==> flow/design.v <==
module abs_difference
#(parameter WIDTH = 8)
(ori, can, abs);
	input [WIDTH-1:0] ori, can;
	wire signed[WIDTH:0] neg1, neg2;
	output  [WIDTH-1:0] abs;
	assign neg1 = ori - can;
	assign neg2 = can - ori;
	assign abs = (neg1 < 0)? neg2[7:0] : neg1[7:0];
endmodule	
module SAD_4x8
#(parameter WIDTH = 8)
(
	input clk, rst, en,
	input [WIDTH-1:0]
		ori_0,
		ori_1,
		ori_2,
		ori_3,
		ori_4,
		ori_5,
		ori_6,
		ori_7,
		ori_8,
		ori_9,
		ori_10,
		ori_11,
		ori_12,
		ori_13,
		ori_14,
		ori_15,
		ori_16,
		ori_17,
		ori_18,
		ori_19,
		ori_20,
		ori_21,
		ori_22,
		ori_23,
		ori_24,
		ori_25,
		ori_26,
		ori_27,
		ori_28,
		ori_29,
		ori_30,
		ori_31,
		can_0,
		can_1,
		can_2,
		can_3,
		can_4,
		can_5,
		can_6,
		can_7,
		can_8,
		can_9,
		can_10,
		can_11,
		can_12,
		can_13,
		can_14,
		can_15,
		can_16,
		can_17,
		can_18,
		can_19,
		can_20,
		can_21,
		can_22,
		can_23,
		can_24,
		can_25,
		can_26,
		can_27,
		can_28,
		can_29,
		can_30,
		can_31,
	output [WIDTH+4:0] out_sad
 );
	reg [WIDTH-1:0] reg_ori_0,
					reg_ori_1,
					reg_ori_2,
					reg_ori_3,
					reg_ori_4,
					reg_ori_5,
					reg_ori_6,
					reg_ori_7,
					reg_ori_8,
					reg_ori_9,
					reg_ori_10,
					reg_ori_11,
					reg_ori_12,
					reg_ori_13,
					reg_ori_14,
					reg_ori_15,
					reg_ori_16,
					reg_ori_17,
					reg_ori_18,
					reg_ori_19,
					reg_ori_20,
					reg_ori_21,
					reg_ori_22,
					reg_ori_23,
					reg_ori_24,
					reg_ori_25,
					reg_ori_26,
					reg_ori_27,
					reg_ori_28,
					reg_ori_29,
					reg_ori_30,
					reg_ori_31,
					reg_can_0,
					reg_can_1,
					reg_can_2,
					reg_can_3,
					reg_can_4,
					reg_can_5,
					reg_can_6,
					reg_can_7,
					reg_can_8,
					reg_can_9,
					reg_can_10,
					reg_can_11,
					reg_can_12,
					reg_can_13,
					reg_can_14,
					reg_can_15,
					reg_can_16,
					reg_can_17,
					reg_can_18,
					reg_can_19,
					reg_can_20,
					reg_can_21,
					reg_can_22,
					reg_can_23,
					reg_can_24,
					reg_can_25,
					reg_can_26,
					reg_can_27,
					reg_can_28,
					reg_can_29,
					reg_can_30,
					reg_can_31;
	reg [WIDTH+1:0] reg_sum_0,
					reg_sum_1,
					reg_sum_2,
					reg_sum_3,
					reg_sum_4,
					reg_sum_5,
					reg_sum_6,
					reg_sum_7;
	reg [WIDTH+4:0] reg_total_sum;
	reg reg_en;
	wire [WIDTH+1:0] sum_0,
					 sum_1,
					 sum_2,
					 sum_3,
					 sum_4,
					 sum_5,
					 sum_6,
					 sum_7;
	wire [WIDTH-1:0] abs_diff_0,
					 abs_diff_1,
					 abs_diff_2,
					 abs_diff_3,
					 abs_diff_4,
					 abs_diff_5,
					 abs_diff_6,
					 abs_diff_7,
					 abs_diff_8,
					 abs_diff_9,
		 			 abs_diff_10,
		 			 abs_diff_11,
		 			 abs_diff_12,
		 			 abs_diff_13,
					 abs_diff_14,
					 abs_diff_15,
					 abs_diff_16,
					 abs_diff_17,
					 abs_diff_18,
					 abs_diff_19,
					 abs_diff_20,
					 abs_diff_21,
					 abs_diff_22,
					 abs_diff_23,
					 abs_diff_24,
					 abs_diff_25,
					 abs_diff_26,
					 abs_diff_27,
					 abs_diff_28,
					 abs_diff_29,
					 abs_diff_30,
					 abs_diff_31;
	always @(posedge clk)
	begin
		if(rst)
		begin
			reg_ori_0 <= 0;
			reg_ori_1 <= 0;
			reg_ori_2 <= 0;
			reg_ori_3 <= 0;
			reg_ori_4 <= 0;
			reg_ori_5 <= 0;
			reg_ori_6 <= 0;
			reg_ori_7 <= 0;
			reg_ori_8 <= 0;
			reg_ori_9 <= 0;
			reg_ori_10 <= 0;
			reg_ori_11 <= 0;
			reg_ori_12 <= 0;
			reg_ori_13 <= 0;
			reg_ori_14 <= 0;
			reg_ori_15 <= 0;
			reg_ori_16 <= 0;
			reg_ori_17 <= 0;
			reg_ori_18 <= 0;
			reg_ori_19 <= 0;
			reg_ori_20 <= 0;
			reg_ori_21 <= 0;
			reg_ori_22 <= 0;
			reg_ori_23 <= 0;
			reg_ori_24 <= 0;
			reg_ori_25 <= 0;
			reg_ori_26 <= 0;
			reg_ori_27 <= 0;
			reg_ori_28 <= 0;
			reg_ori_29 <= 0;
			reg_ori_30 <= 0;
			reg_ori_31 <= 0;
			reg_can_0 <= 0;
			reg_can_1 <= 0;
			reg_can_2 <= 0;
			reg_can_3 <= 0;
			reg_can_4 <= 0;
			reg_can_5 <= 0;
			reg_can_6 <= 0;
			reg_can_7 <= 0;
			reg_can_8 <= 0;
			reg_can_9 <= 0;
			reg_can_10 <= 0;
			reg_can_11 <= 0;
			reg_can_12 <= 0;
			reg_can_13 <= 0;
			reg_can_14 <= 0;
			reg_can_15 <= 0;
			reg_can_16 <= 0;
			reg_can_17 <= 0;
			reg_can_18 <= 0;
			reg_can_19 <= 0;
			reg_can_20 <= 0;
			reg_can_21 <= 0;
			reg_can_22 <= 0;
			reg_can_23 <= 0;
			reg_can_24 <= 0;
			reg_can_25 <= 0;
			reg_can_26 <= 0;
			reg_can_27 <= 0;
			reg_can_28 <= 0;
			reg_can_29 <= 0;
			reg_can_30 <= 0;
			reg_can_31 <= 0;
			reg_en <= 0;			
		end
		else
		begin
			if(en)
			begin
				reg_ori_0 <= ori_0;
				reg_ori_1 <= ori_1;
				reg_ori_2 <= ori_2;
				reg_ori_3 <= ori_3;
				reg_ori_4 <= ori_4;
				reg_ori_5 <= ori_5;
				reg_ori_6 <= ori_6;
				reg_ori_7 <= ori_7;
				reg_ori_8 <= ori_8;
				reg_ori_9 <= ori_9;
				reg_ori_10 <= ori_10;
				reg_ori_11 <= ori_11;
				reg_ori_12 <= ori_12;
				reg_ori_13 <= ori_13;
				reg_ori_14 <= ori_14;
				reg_ori_15 <= ori_15;
				reg_ori_16 <= ori_16;
				reg_ori_17 <= ori_17;
				reg_ori_18 <= ori_18;
				reg_ori_19 <= ori_19;
				reg_ori_20 <= ori_20;
				reg_ori_21 <= ori_21;
				reg_ori_22 <= ori_22;
				reg_ori_23 <= ori_23;
				reg_ori_24 <= ori_24;
				reg_ori_25 <= ori_25;
				reg_ori_26 <= ori_26;
				reg_ori_27 <= ori_27;
				reg_ori_28 <= ori_28;
				reg_ori_29 <= ori_29;
				reg_ori_30 <= ori_30;
				reg_ori_31 <= ori_31;
				reg_can_0 <= can_0;
				reg_can_1 <= can_1;
				reg_can_2 <= can_2;
				reg_can_3 <= can_3;
				reg_can_4 <= can_4;
				reg_can_5 <= can_5;
				reg_can_6 <= can_6;
				reg_can_7 <= can_7;
				reg_can_8 <= can_8;
				reg_can_9 <= can_9;
				reg_can_10 <= can_10;
				reg_can_11 <= can_11;
				reg_can_12 <= can_12;
				reg_can_13 <= can_13;
				reg_can_14 <= can_14;
				reg_can_15 <= can_15;
				reg_can_16 <= can_16;
				reg_can_17 <= can_17;
				reg_can_18 <= can_18;
				reg_can_19 <= can_19;
				reg_can_20 <= can_20;
				reg_can_21 <= can_21;
				reg_can_22 <= can_22;
				reg_can_23 <= can_23;
				reg_can_24 <= can_24;
				reg_can_25 <= can_25;
				reg_can_26 <= can_26;
				reg_can_27 <= can_27;
				reg_can_28 <= can_28;
				reg_can_29 <= can_29;
				reg_can_30 <= can_30;
				reg_can_31 <= can_31;
			end
			reg_en <= en;
		end
	end
	abs_difference #(WIDTH) b_abs_diff_0 (reg_ori_0, reg_can_0, abs_diff_0);
	abs_difference #(WIDTH) b_abs_diff_1 (reg_ori_1, reg_can_1, abs_diff_1);
	abs_difference #(WIDTH) b_abs_diff_2 (reg_ori_2, reg_can_2, abs_diff_2);
	abs_difference #(WIDTH) b_abs_diff_3 (reg_ori_3, reg_can_3, abs_diff_3);
	abs_difference #(WIDTH) b_abs_diff_4 (reg_ori_4, reg_can_4, abs_diff_4);
	abs_difference #(WIDTH) b_abs_diff_5 (reg_ori_5, reg_can_5, abs_diff_5);
	abs_difference #(WIDTH) b_abs_diff_6 (reg_ori_6, reg_can_6, abs_diff_6);
	abs_difference #(WIDTH) b_abs_diff_7 (reg_ori_7, reg_can_7, abs_diff_7);
	abs_difference #(WIDTH) b_abs_diff_8 (reg_ori_8, reg_can_8, abs_diff_8);
	abs_difference #(WIDTH) b_abs_diff_9 (reg_ori_9, reg_can_9, abs_diff_9);
	abs_difference #(WIDTH) b_abs_diff_10 (reg_ori_10, reg_can_10, abs_diff_10);
	abs_difference #(WIDTH) b_abs_diff_11 (reg_ori_11, reg_can_11, abs_diff_11);
	abs_difference #(WIDTH) b_abs_diff_12 (reg_ori_12, reg_can_12, abs_diff_12);
	abs_difference #(WIDTH) b_abs_diff_13 (reg_ori_13, reg_can_13, abs_diff_13);
	abs_difference #(WIDTH) b_abs_diff_14 (reg_ori_14, reg_can_14, abs_diff_14);
	abs_difference #(WIDTH) b_abs_diff_15 (reg_ori_15, reg_can_15, abs_diff_15);
	abs_difference #(WIDTH) b_abs_diff_16 (reg_ori_16, reg_can_16, abs_diff_16);
	abs_difference #(WIDTH) b_abs_diff_17 (reg_ori_17, reg_can_17, abs_diff_17);
	abs_difference #(WIDTH) b_abs_diff_18 (reg_ori_18, reg_can_18, abs_diff_18);
	abs_difference #(WIDTH) b_abs_diff_19 (reg_ori_19, reg_can_19, abs_diff_19);
	abs_difference #(WIDTH) b_abs_diff_20 (reg_ori_20, reg_can_20, abs_diff_20);
	abs_difference #(WIDTH) b_abs_diff_21 (reg_ori_21, reg_can_21, abs_diff_21);
	abs_difference #(WIDTH) b_abs_diff_22 (reg_ori_22, reg_can_22, abs_diff_22);
	abs_difference #(WIDTH) b_abs_diff_23 (reg_ori_23, reg_can_23, abs_diff_23);
	abs_difference #(WIDTH) b_abs_diff_24 (reg_ori_24, reg_can_24, abs_diff_24);
	abs_difference #(WIDTH) b_abs_diff_25 (reg_ori_25, reg_can_25, abs_diff_25);
	abs_difference #(WIDTH) b_abs_diff_26 (reg_ori_26, reg_can_26, abs_diff_26);
	abs_difference #(WIDTH) b_abs_diff_27 (reg_ori_27, reg_can_27, abs_diff_27);
	abs_difference #(WIDTH) b_abs_diff_28 (reg_ori_28, reg_can_28, abs_diff_28);
	abs_difference #(WIDTH) b_abs_diff_29 (reg_ori_29, reg_can_29, abs_diff_29);
	abs_difference #(WIDTH) b_abs_diff_30 (reg_ori_30, reg_can_30, abs_diff_30);
	abs_difference #(WIDTH) b_abs_diff_31 (reg_ori_31, reg_can_31, abs_diff_31);
	assign sum_0 = abs_diff_0 +
				   abs_diff_1 +
				   abs_diff_2 +
				   abs_diff_3;
	assign sum_1 = abs_diff_4 +
				   abs_diff_5 +
				   abs_diff_6 +
				   abs_diff_7;
	assign sum_2 = abs_diff_8 +
				   abs_diff_9 +
				   abs_diff_10 +
				   abs_diff_11;
    assign sum_3 = abs_diff_12 +
				   abs_diff_13 +
				   abs_diff_14 +
				   abs_diff_15;
	assign sum_4 = abs_diff_16 +
				   abs_diff_17 +
				   abs_diff_18 +
				   abs_diff_19;
	assign sum_5 = abs_diff_20 +
				   abs_diff_21 +
				   abs_diff_22 +
				   abs_diff_23;
	assign sum_6 = abs_diff_24 +
				   abs_diff_25 +
				   abs_diff_26 +
				   abs_diff_27;
	assign sum_7 = abs_diff_28 +
				   abs_diff_29 +
				   abs_diff_30 +
				   abs_diff_31;
	always @(posedge clk)
	begin
		if(rst)
		begin
			reg_sum_0 <= 0;
			reg_sum_1 <= 0;
			reg_sum_2 <= 0;
			reg_sum_3 <= 0;
			reg_sum_4 <= 0;
			reg_sum_5 <= 0;
			reg_sum_6 <= 0;
			reg_sum_7 <= 0;
		end
		else
		begin
			reg_sum_0 <= sum_0;
			reg_sum_1 <= sum_1;
			reg_sum_2 <= sum_2;
			reg_sum_3 <= sum_3;
			reg_sum_4 <= sum_4;
			reg_sum_5 <= sum_5;
			reg_sum_6 <= sum_6;
			reg_sum_7 <= sum_7;
		end
	end
	always @(posedge clk)
	begin
		if(rst)
		begin
			reg_total_sum <= 0;
		end
		else
		begin
			if(reg_en)
				reg_total_sum <= reg_sum_0 +
								 reg_sum_1 +
								 reg_sum_2 +
								 reg_sum_3 +
								 reg_sum_4 +
								 reg_sum_5 +
								 reg_sum_6 +
								 reg_sum_7;
		end
	end
	assign out_sad = reg_total_sum;
endmodule
module control
(
	input  clk, rst, init, finish, ack,
 	output en, done, rst_sad
);
	reg [3:0] state;
	reg reg_en, reg_done, reg_rst_sad;
	parameter INIT = 0, CALC = 1, WAIT = 2, DONE = 3;
	always @(state)
	begin
		case(state)
			INIT:
			begin
				reg_rst_sad = 1;
				reg_done = 0;
				reg_en = 0;
			end
			CALC:
			begin
				reg_rst_sad = 0;
				reg_done = 0;
				reg_en = 1;
			end
			WAIT:
			begin
				reg_rst_sad = 0;
				reg_done = 0;
				reg_en = 1;
			end
			DONE:
			begin
				reg_rst_sad = 0;
				reg_done = 1;
				reg_en = 0;
			end
			default:
			begin
				reg_rst_sad = 1;
				reg_done = 0;
				reg_en = 0;
			end
		endcase
	end
	always @(posedge clk or posedge rst)
	begin
		if(rst)
			state <= INIT;
		else
		begin
			case(state)
				INIT:
				begin
					if(init)
						state <= CALC;
					else
						state <= INIT;
				end
				CALC:
				begin
					if(init)
						state <= CALC;
					else
						state <= WAIT;
				end
				WAIT:
				begin
					if(finish)
						state <= DONE;
					else
						state <= WAIT;
				end
				DONE:
				begin
					if(ack)
						state <= INIT;
					else
						state <= DONE;
				end
			endcase
		end
	end
	assign rst_sad = reg_rst_sad;
	assign en = reg_en;
	assign done = reg_done;
endmodule
module top_level
#(parameter WIDTH = 8)
(
	input clk, rst, init, finish, ack,
	input [WIDTH-1:0]
		ori_0,
		ori_1,
		ori_2,
		ori_3,
		ori_4,
		ori_5,
		ori_6,
		ori_7,
		ori_8,
		ori_9,
		ori_10,
		ori_11,
		ori_12,
		ori_13,
		ori_14,
		ori_15,
		ori_16,
		ori_17,
		ori_18,
		ori_19,
		ori_20,
		ori_21,
		ori_22,
		ori_23,
		ori_24,
		ori_25,
		ori_26,
		ori_27,
		ori_28,
		ori_29,
		ori_30,
		ori_31,
		can_0,
		can_1,
		can_2,
		can_3,
		can_4,
		can_5,
		can_6,
		can_7,
		can_8,
		can_9,
		can_10,
		can_11,
		can_12,
		can_13,
		can_14,
		can_15,
		can_16,
		can_17,
		can_18,
		can_19,
		can_20,
		can_21,
		can_22,
		can_23,
		can_24,
		can_25,
		can_26,
		can_27,
		can_28,
		can_29,
		can_30,
		can_31,
	output done,
	output [WIDTH+4:0] out_sad
	);
	reg [WIDTH-1:0] reg_ori_0,
					reg_ori_1,
					reg_ori_2,
					reg_ori_3,
					reg_ori_4,
					reg_ori_5,
					reg_ori_6,
					reg_ori_7,
					reg_ori_8,
					reg_ori_9,
					reg_ori_10,
					reg_ori_11,
					reg_ori_12,
					reg_ori_13,
					reg_ori_14,
					reg_ori_15,
					reg_ori_16,
					reg_ori_17,
					reg_ori_18,
					reg_ori_19,
					reg_ori_20,
					reg_ori_21,
					reg_ori_22,
					reg_ori_23,
					reg_ori_24,
					reg_ori_25,
					reg_ori_26,
					reg_ori_27,
					reg_ori_28,
					reg_ori_29,
					reg_ori_30,
					reg_ori_31,
					reg_can_0,
					reg_can_1,
					reg_can_2,
					reg_can_3,
					reg_can_4,
					reg_can_5,
					reg_can_6,
					reg_can_7,
					reg_can_8,
					reg_can_9,
					reg_can_10,
					reg_can_11,
					reg_can_12,
					reg_can_13,
					reg_can_14,
					reg_can_15,
					reg_can_16,
					reg_can_17,
					reg_can_18,
					reg_can_19,
					reg_can_20,
					reg_can_21,
					reg_can_22,
					reg_can_23,
					reg_can_24,
					reg_can_25,
					reg_can_26,
					reg_can_27,
					reg_can_28,
					reg_can_29,
					reg_can_30,
					reg_can_31;
	wire rst_regs, en;
	control b_control(
		.clk(clk),
		.rst(rst),
		.init(init),
		.finish(finish),
		.ack(ack),
		.en(en),
		.done(done),
		.rst_sad(rst_regs)
		);
	SAD_4x8 b_SAD_4x8(
		.clk(clk),
		.rst(rst_regs),
		.en(en),
		.ori_0(ori_0),
		.ori_1(ori_1),
		.ori_2(ori_2),
		.ori_3(ori_3),
		.ori_4(ori_4),
		.ori_5(ori_5),
		.ori_6(ori_6),
		.ori_7(ori_7),
		.ori_8(ori_8),
		.ori_9(ori_9),
		.ori_10(ori_10),
		.ori_11(ori_11),
		.ori_12(ori_12),
		.ori_13(ori_13),
		.ori_14(ori_14),
		.ori_15(ori_15),
		.ori_16(ori_16),
		.ori_17(ori_17),
		.ori_18(ori_18),
		.ori_19(ori_19),
		.ori_20(ori_20),
		.ori_21(ori_21),
		.ori_22(ori_22),
		.ori_23(ori_23),
		.ori_24(ori_24),
		.ori_25(ori_25),
		.ori_26(ori_26),
		.ori_27(ori_27),
		.ori_28(ori_28),
		.ori_29(ori_29),
		.ori_30(ori_30),
		.ori_31(ori_31),
		.can_0(can_0),
		.can_1(can_1),
		.can_2(can_2),
		.can_3(can_3),
		.can_4(can_4),
		.can_5(can_5),
		.can_6(can_6),
		.can_7(can_7),
		.can_8(can_8),
		.can_9(can_9),
		.can_10(can_10),
		.can_11(can_11),
		.can_12(can_12),
		.can_13(can_13),
		.can_14(can_14),
		.can_15(can_15),
		.can_16(can_16),
		.can_17(can_17),
		.can_18(can_18),
		.can_19(can_19),
		.can_20(can_20),
		.can_21(can_21),
		.can_22(can_22),
		.can_23(can_23),
		.can_24(can_24),
		.can_25(can_25),
		.can_26(can_26),
		.can_27(can_27),
		.can_28(can_28),
		.can_29(can_29),
		.can_30(can_30),
		.can_31(can_31),
		.out_sad(out_sad)
		);
endmodule
; ---- Tool chain data of top_level
; Each step is given for the RTL above and for the edited RTL.
; Lines under "before" count in the file above, lines under "after" in the edited file.
; "delta" is "after" less "before", of the values as shown.
; Cell names lack the library's common part.
; Not given: n/a
[setup]
top_module = top_level
clock = clk
library = sky130hd
pvt_corner = tt_025C_1v80

; ---- The edit
; Unified diff, file above to edited file.
; The edit is scripted, without regard to the design's behaviour, which it may alter; it was not made to optimise anything.
; begin of diff
@@ -532,5 +532,5 @@
 endmodule
 module top_level
-#(parameter WIDTH = 8)
+#(parameter WIDTH = 4)
 (
 	input clk, rst, init, finish, ack,
; end of diff

; ---- Elaborated design
; Yosys after proc, flatten, opt, wreduce and memory -nomap, before mapping. Memory bits, and registers merged into a memory's read port (data or address), are not among the register bits. Print and check cells are not counted. Equal cells are merged and count once.
[bits]
columns = element, before, after, delta
row1 = input_bits, 517, 261, -256
row2 = ram_bits, 0, 0, 0
row3 = latch_bits, 0, 0, 0
row4 = mem_bits_ro, 0, 0, 0
row5 = ff_bits, 610, 342, -268
row6 = clocked_rd_ports_x_width, 0, 0, 0
row7 = wordCells, 248, 248, 0
row8 = mem_count, 0, 0, 0
row9 = output_inout_bits, 14, 10, -4
[classes]
columns = element, before, after, delta
row1 = n_eq, 3, 3, 0
row2 = reduce_and_logical, 4, 4, 0
row3 = n_logic, 0, 0, 0
row4 = shifts, 0, 0, 0
row5 = n_addsub, 95, 95, 0
row6 = multipliers, 0, 0, 0
row7 = compare, 32, 32, 0
row8 = div_mod_pow, 0, 0, 0
row9 = mux, 39, 39, 0
[ops]
columns = cell, before, after, delta
row1 = 4-bit by 4-bit subtractor with 5-bit output, 0, 64, 64
row2 = 8-bit subtractor, 32, 0, -32
row3 = 8-bit by 8-bit subtractor with 9-bit output, 32, 0, -32
row4 = 10-bit by 8-bit adder with 10-bit output, 16, 0, -16
row5 = 9-bit by 8-bit adder with 9-bit output, 0, 16, 16
row6 = 9-bit adder, 0, 7, 7
row7 = 13-bit by 10-bit adder with 13-bit output, 6, 0, -6
row8 = 10-bit by 10-bit adder with 11-bit output, 1, 0, -1
row9 = 9-bit by 1-bit less-than comparator with 1-bit output (second input constant), 32, 32, 0
row10 = 8-bit two-way mux, 32, 32, 0
row11 = 8-bit by 8-bit adder with 9-bit output, 8, 8, 0
row12 = 1-bit two-way mux, 4, 4, 0
row13 = 4-bit by 2-bit == test with 1-bit output (second input constant), 2, 2, 0
row14 = 2-bit two-way mux, 2, 2, 0
row15 = 4-bit by 1-bit == test with 1-bit output (second input constant), 1, 1, 0
row16 = 4-bit zero test, 1, 1, 0
row17 = 4-bit case mux with 4-bit select, 1, 1, 0
row18 = 4-bit nonzero test, 1, 1, 0
row19 = 2-bit OR reduction, 1, 1, 0
row20 = 3-bit OR reduction, 1, 1, 0

; ---- Longest topological paths
; Yosys ltp: most cells in a row. Word level: on the elaborated netlist, between registers, memories and ports. Mapped: between sequential cells and ports; inverters and the memories' decode and read muxes count.
[logic_depth]
columns = element, before, after, delta
row1 = word_depth, 7, 7, 0
row2 = abc_area, 0, 0, n/a
row3 = depth_mapped, 24, 21, -3

; ---- Mapped cells and area
; The flow's flattened synthesis, as Yosys stat reports it; memories are mapped. The netlist is that of the ABC_AREA named above (0 if unset); the other value can give another one.
[by_type]
columns = cell, before, after, delta
row1 = nand2_1, 692, 314, -378
row2 = inv_1, 885, 550, -335
row3 = ha_1, 635, 322, -313
row4 = dfxtp_1, 606, 338, -268
row5 = o31ai_1, 512, 256, -256
row6 = a21oi_1, 315, 77, -238
row7 = clkbuf_1, 272, 69, -203
row8 = nor2_1, 230, 101, -129
row9 = nand3_1, 124, 1, -123
row10 = nand4_1, 93, 0, -93
row11 = o21ai_0, 141, 50, -91
row12 = xor2_1, 121, 44, -77
row13 = o21a_1, 77, 7, -70
row14 = nor3_1, 66, 6, -60
row15 = a21o_1, 107, 51, -56
row16 = xnor2_1, 117, 70, -47
row17 = o21bai_1, 68, 26, -42
row18 = o211ai_1, 40, 1, -39
; Not every row of either side is listed.
[mapped]
columns = element, before, after, delta
row1 = yosys_area_um2, 50689.9, 25633.3, -25056.6
row2 = stdcells, 6118, 2816, -3302
row3 = ffs, 610, 342, -268
; The figures by module come from a second, unflattened synthesis with its own total; it is not the netlist above.
[hier_totals]
columns = element, before, after, delta
row1 = cells_unflattened, 5254, 5255, 1
row2 = area_unflattened_um2, 48272.5, 48276.3, 3.8
; Rows give one instance, submodules left out.
[by_module_before]
columns = module, n_cells, area_um2, n_inst, mod_seq_area_um2
row1 = SAD_4x8, 2517, 27126.0, 1, 12131.6
row2 = abs_difference (WIDTH=8), 85, 655.6, 32, 0.0
row3 = control, 17, 166.4, 1, 101.3
row4 = top_level, 0, 0.0, 1, 0.0
[by_module_after]
columns = module, n_cells, area_um2, n_inst, mod_seq_area_um2
row1 = SAD_4x8, 2517, 27126.0, 1, 12131.6
row2 = abs_difference (WIDTH=8), 85, 655.6, 32, 0.0
row3 = control, 17, 166.4, 1, 101.3
row4 = top_level, 1, 3.8, 1, 0.0

; ---- Worst setup path after synthesis
; Source: OpenSTA report_checks on the synthesized netlist (no wires, ideal clock, input and output delay 20% of the period each), path of least setup slack; recovery checks are left aside. Register names are those of the netlist, which keeps one name where synthesis merged equal registers.
[synth_path]
columns = element, before, after, delta
row1 = path_type, register to register, register to register, n/a
row2 = startpoint, register b_SAD_4x8.reg_sum_1[0], register b_SAD_4x8.reg_ori_15[0], n/a
row3 = endpoint, register b_SAD_4x8.reg_total_sum[12], register b_SAD_4x8.reg_sum_3[7], n/a
row4 = setup_time_ns, 0.078, 0.070, -0.008
row5 = t_required_ns, 5.722, 5.730, 0.008
row6 = delay_ns, 5.433, 4.223, -1.210
row7 = path_slack_ns, 0.367, 1.577, 1.210
row8 = clock_period_ns, 5.8, 5.8, 0.0
row9 = path_stages, 22, 19, -3
row10 = arrival_time_ns, 5.355, 4.153, -1.202
row11 = period_less_setup_slack_ns, 5.433, 4.223, -1.210
; "delay_ns" is the arrival time less input delay plus setup time.
; "path_stages": output pins that drive a net of the path, with the launching flip-flop's if there is one; two outputs of one cell count as two.
; "period_less_setup_slack_ns" = period - worst setup slack (recovery checks aside). The figure is calculated, with input and output delays left at 20% of the set period.
; The rows between start and end are the longest chain of elaborated cells between them; the timing report does not say that the signal goes this way. Where chains are equally long, one stands for them.
; A line is the first line of the expression or statement that the cell stems from. Yosys adds cells for indexed reads and writes and turns some case tables into memories.
[synth_between_before]
path_cell_list = dfxtp_1 ha_1 fa_1 a21o_1 a21oi_1 nor2b_1 o21a_1 o41ai_1 xnor2_1 fa_1 inv_1 fa_1 fa_1 fa_1 inv_1 ha_1 a21o_1 a21o_1 a221oi_1 o21ai_0 and3_1 nor3_1
elab_chain_len = 7
cells_between = 7
classes_between = 7 x add/sub
[synth_rtl_before]
columns = element, line
row1 = start: declaration, 147  ; reg_sum_1,
row2 = start: assignment, 407  ; reg_sum_1 <= 0;
row3 = start: assignment, 418  ; reg_sum_1 <= sum_1;
row4 = 10-bit by 10-bit adder with 11-bit output, 436  ; reg_total_sum <= reg_sum_0 +
row5 = 13-bit by 10-bit adder with 13-bit output (6 in a row), 436
row6 = end: assignment, 431  ; reg_total_sum <= 0;
row7 = end: assignment, 436
row8 = end: declaration, 154  ; reg [WIDTH+4:0] reg_total_sum;
[synth_between_after]
path_cell_list = dfxtp_1 inv_1 ha_1 inv_1 fa_1 a21o_1 a21oi_2 mux2_2 a21oi_1 xnor2_1 fa_1 inv_1 fa_1 inv_1 ha_1 a21oi_1 o21bai_1 a2111o_1 a21oi_1
elab_chain_len = 4
cells_between = 5
classes_between = 3 x add/sub; 1 x compare; 1 x mux
[synth_rtl_after]
columns = element, line
row1 = start: declaration, 97  ; reg_ori_15,
row2 = start: assignment, 215  ; reg_ori_15 <= 0;
row3 = start: assignment, 285  ; reg_ori_15 <= ori_15;
row4 = 4-bit by 4-bit subtractor with 5-bit output, 7  ; assign neg1 = ori - can;
row5 = 9-bit by 1-bit less-than comparator with 1-bit output, 9  ; assign abs = (neg1 < 0)? neg2[7:0] : neg1[7:0];
row6 = 8-bit two-way mux, 9
row7 = 9-bit by 8-bit adder with 9-bit output, 382  ; assign sum_3 = abs_diff_12 +
row8 = end: assignment, 409  ; reg_sum_3 <= 0;
row9 = end: assignment, 420  ; reg_sum_3 <= sum_3;
row10 = end: declaration, 149  ; reg_sum_3,

; ---- Worst path after layout
; Path of least setup slack in the final report of each run of set A (OpenROAD, finished layout, wires in). Where an end is a register, its clock arrival counts in the times.
[layout_path]
columns = element, before, after, delta
row1 = path_type, register to register, register to register, n/a
row2 = startpoint, register b_SAD_4x8.reg_sum_1[1], register b_SAD_4x8.reg_ori_2[0], n/a
row3 = endpoint, register b_SAD_4x8.reg_total_sum[12], register b_SAD_4x8.reg_sum_0[8], n/a
row4 = arrival_time_ns, 6.12, 4.97, -1.15
row5 = clock_period_ns, 5.8, 5.8, 0.0
row6 = t_required_ns, 6.38, 6.23, -0.15
row7 = setup_time_ns, 0.07, 0.13, 0.06
row8 = path_stages, 21, 20, -1
row9 = path_slack_ns, 0.26, 1.25, 0.99
; The rows between start and end are the longest chain of elaborated cells between them; the timing report does not say that the signal goes this way. Where chains are equally long, one stands for them.
[layout_between_before]
path_cell_list = dfxtp_1 ha_1 a21o_1 a21oi_2 o21ai_1 or4_1 a2111o_1 o211ai_1 fa_1 inv_1 fa_1 fa_1 fa_1 inv_1 ha_1 a21o_1 a21o_1 a221oi_2 o21ai_1 and3_1 nor3_1
elab_chain_len = 7
cells_between = 7
classes_between = 7 x add/sub
[layout_rtl_before]
columns = element, line
row1 = start: declaration, 147  ; reg_sum_1,
row2 = start: assignment, 407  ; reg_sum_1 <= 0;
row3 = start: assignment, 418  ; reg_sum_1 <= sum_1;
row4 = 10-bit by 10-bit adder with 11-bit output, 436  ; reg_total_sum <= reg_sum_0 +
row5 = 13-bit by 10-bit adder with 13-bit output (6 in a row), 436
row6 = end: assignment, 431  ; reg_total_sum <= 0;
row7 = end: assignment, 436
row8 = end: declaration, 154  ; reg [WIDTH+4:0] reg_total_sum;
[layout_between_after]
path_cell_list = dfxtp_1 inv_1 ha_1 inv_1 fa_1 a21o_1 a21oi_2 mux2_2 a21oi_1 xnor2_1 fa_1 inv_1 fa_1 inv_1 ha_1 a21oi_1 nor2_1 a211oi_1 xnor2_1 nor2_1
elab_chain_len = 5
cells_between = 6
classes_between = 4 x add/sub; 1 x compare; 1 x mux
[layout_rtl_after]
columns = element, line
row1 = start: declaration, 84  ; reg_ori_2,
row2 = start: assignment, 202  ; reg_ori_2 <= 0;
row3 = start: assignment, 272  ; reg_ori_2 <= ori_2;
row4 = 4-bit by 4-bit subtractor with 5-bit output, 7  ; assign neg1 = ori - can;
row5 = 9-bit by 1-bit less-than comparator with 1-bit output, 9  ; assign abs = (neg1 < 0)? neg2[7:0] : neg1[7:0];
row6 = 8-bit two-way mux, 9
row7 = 9-bit by 8-bit adder with 9-bit output (2 in a row), 370  ; assign sum_0 = abs_diff_0 +
row8 = end: assignment, 406  ; reg_sum_0 <= 0;
row9 = end: assignment, 417  ; reg_sum_0 <= sum_0;
row10 = end: declaration, 146  ; reg [WIDTH+1:0] reg_sum_0,

; ---- Layout results
; Both versions went through the flow (Yosys, OpenROAD) with the same settings in each pair. Constraints: input delay and output delay 20% of the set period each, output load 0.01 pF.
[settings_set_A]
CORE_UTILIZATION = 40
period_ns = 5.8
CAP_MARGIN = 20
CORE_MARGIN = 2
SLEW_MARGIN = 20
[measured_set_A]
columns = element, before, after, delta
row1 = finalUtil_frac, 0.476, 0.485, 0.009
row2 = synth_area_um2, 50689.9, 25633.3, -25056.6
row3 = final_setup_ws_ns, 0.264, 1.252, 0.988
row4 = hold_worst_slack_ns, 0.465, 0.467, 0.002
row5 = setup_tns_ns, 0.000, 0.000, 0.000
row6 = final_cell_area_um2, 59903.7, 30629.4, -29274.3
row7 = timing.achieved_period_ns, 5.536, 4.548, -0.988
row8 = die_footprint_um2, 129589.0, 66123.6, -63465.4
[settings_set_B]
CELL_PAD_IN_SITES_GLOBAL_PLACEMENT = 2
CORE_UTILIZATION = 37
PLACE_DENSITY = 0.5
SETUP_SLACK_MARGIN = -0.65
SLEW_MARGIN = 5
period_ns = 7.09
CAP_MARGIN = 20
CORE_MARGIN = 2
[measured_set_B]
columns = element, before, after, delta
row1 = finalUtil_frac, 0.442, 0.447, 0.005
row2 = synth_area_um2, 50689.9, 25633.3, -25056.6
row3 = final_setup_ws_ns, 1.236, 2.500, 1.264
row4 = hold_worst_slack_ns, 0.464, 0.486, 0.022
row5 = setup_tns_ns, 0.000, 0.000, 0.000
row6 = final_cell_area_um2, 59952.5, 30690.7, -29261.8
row7 = timing.achieved_period_ns, 5.854, 4.590, -1.264
row8 = die_footprint_um2, 139977.0, 71401.2, -68575.8
; "timing.achieved_period_ns" means the clock period less the worst setup slack. The figure is calculated, with input and output delays left at 20% of the set period.
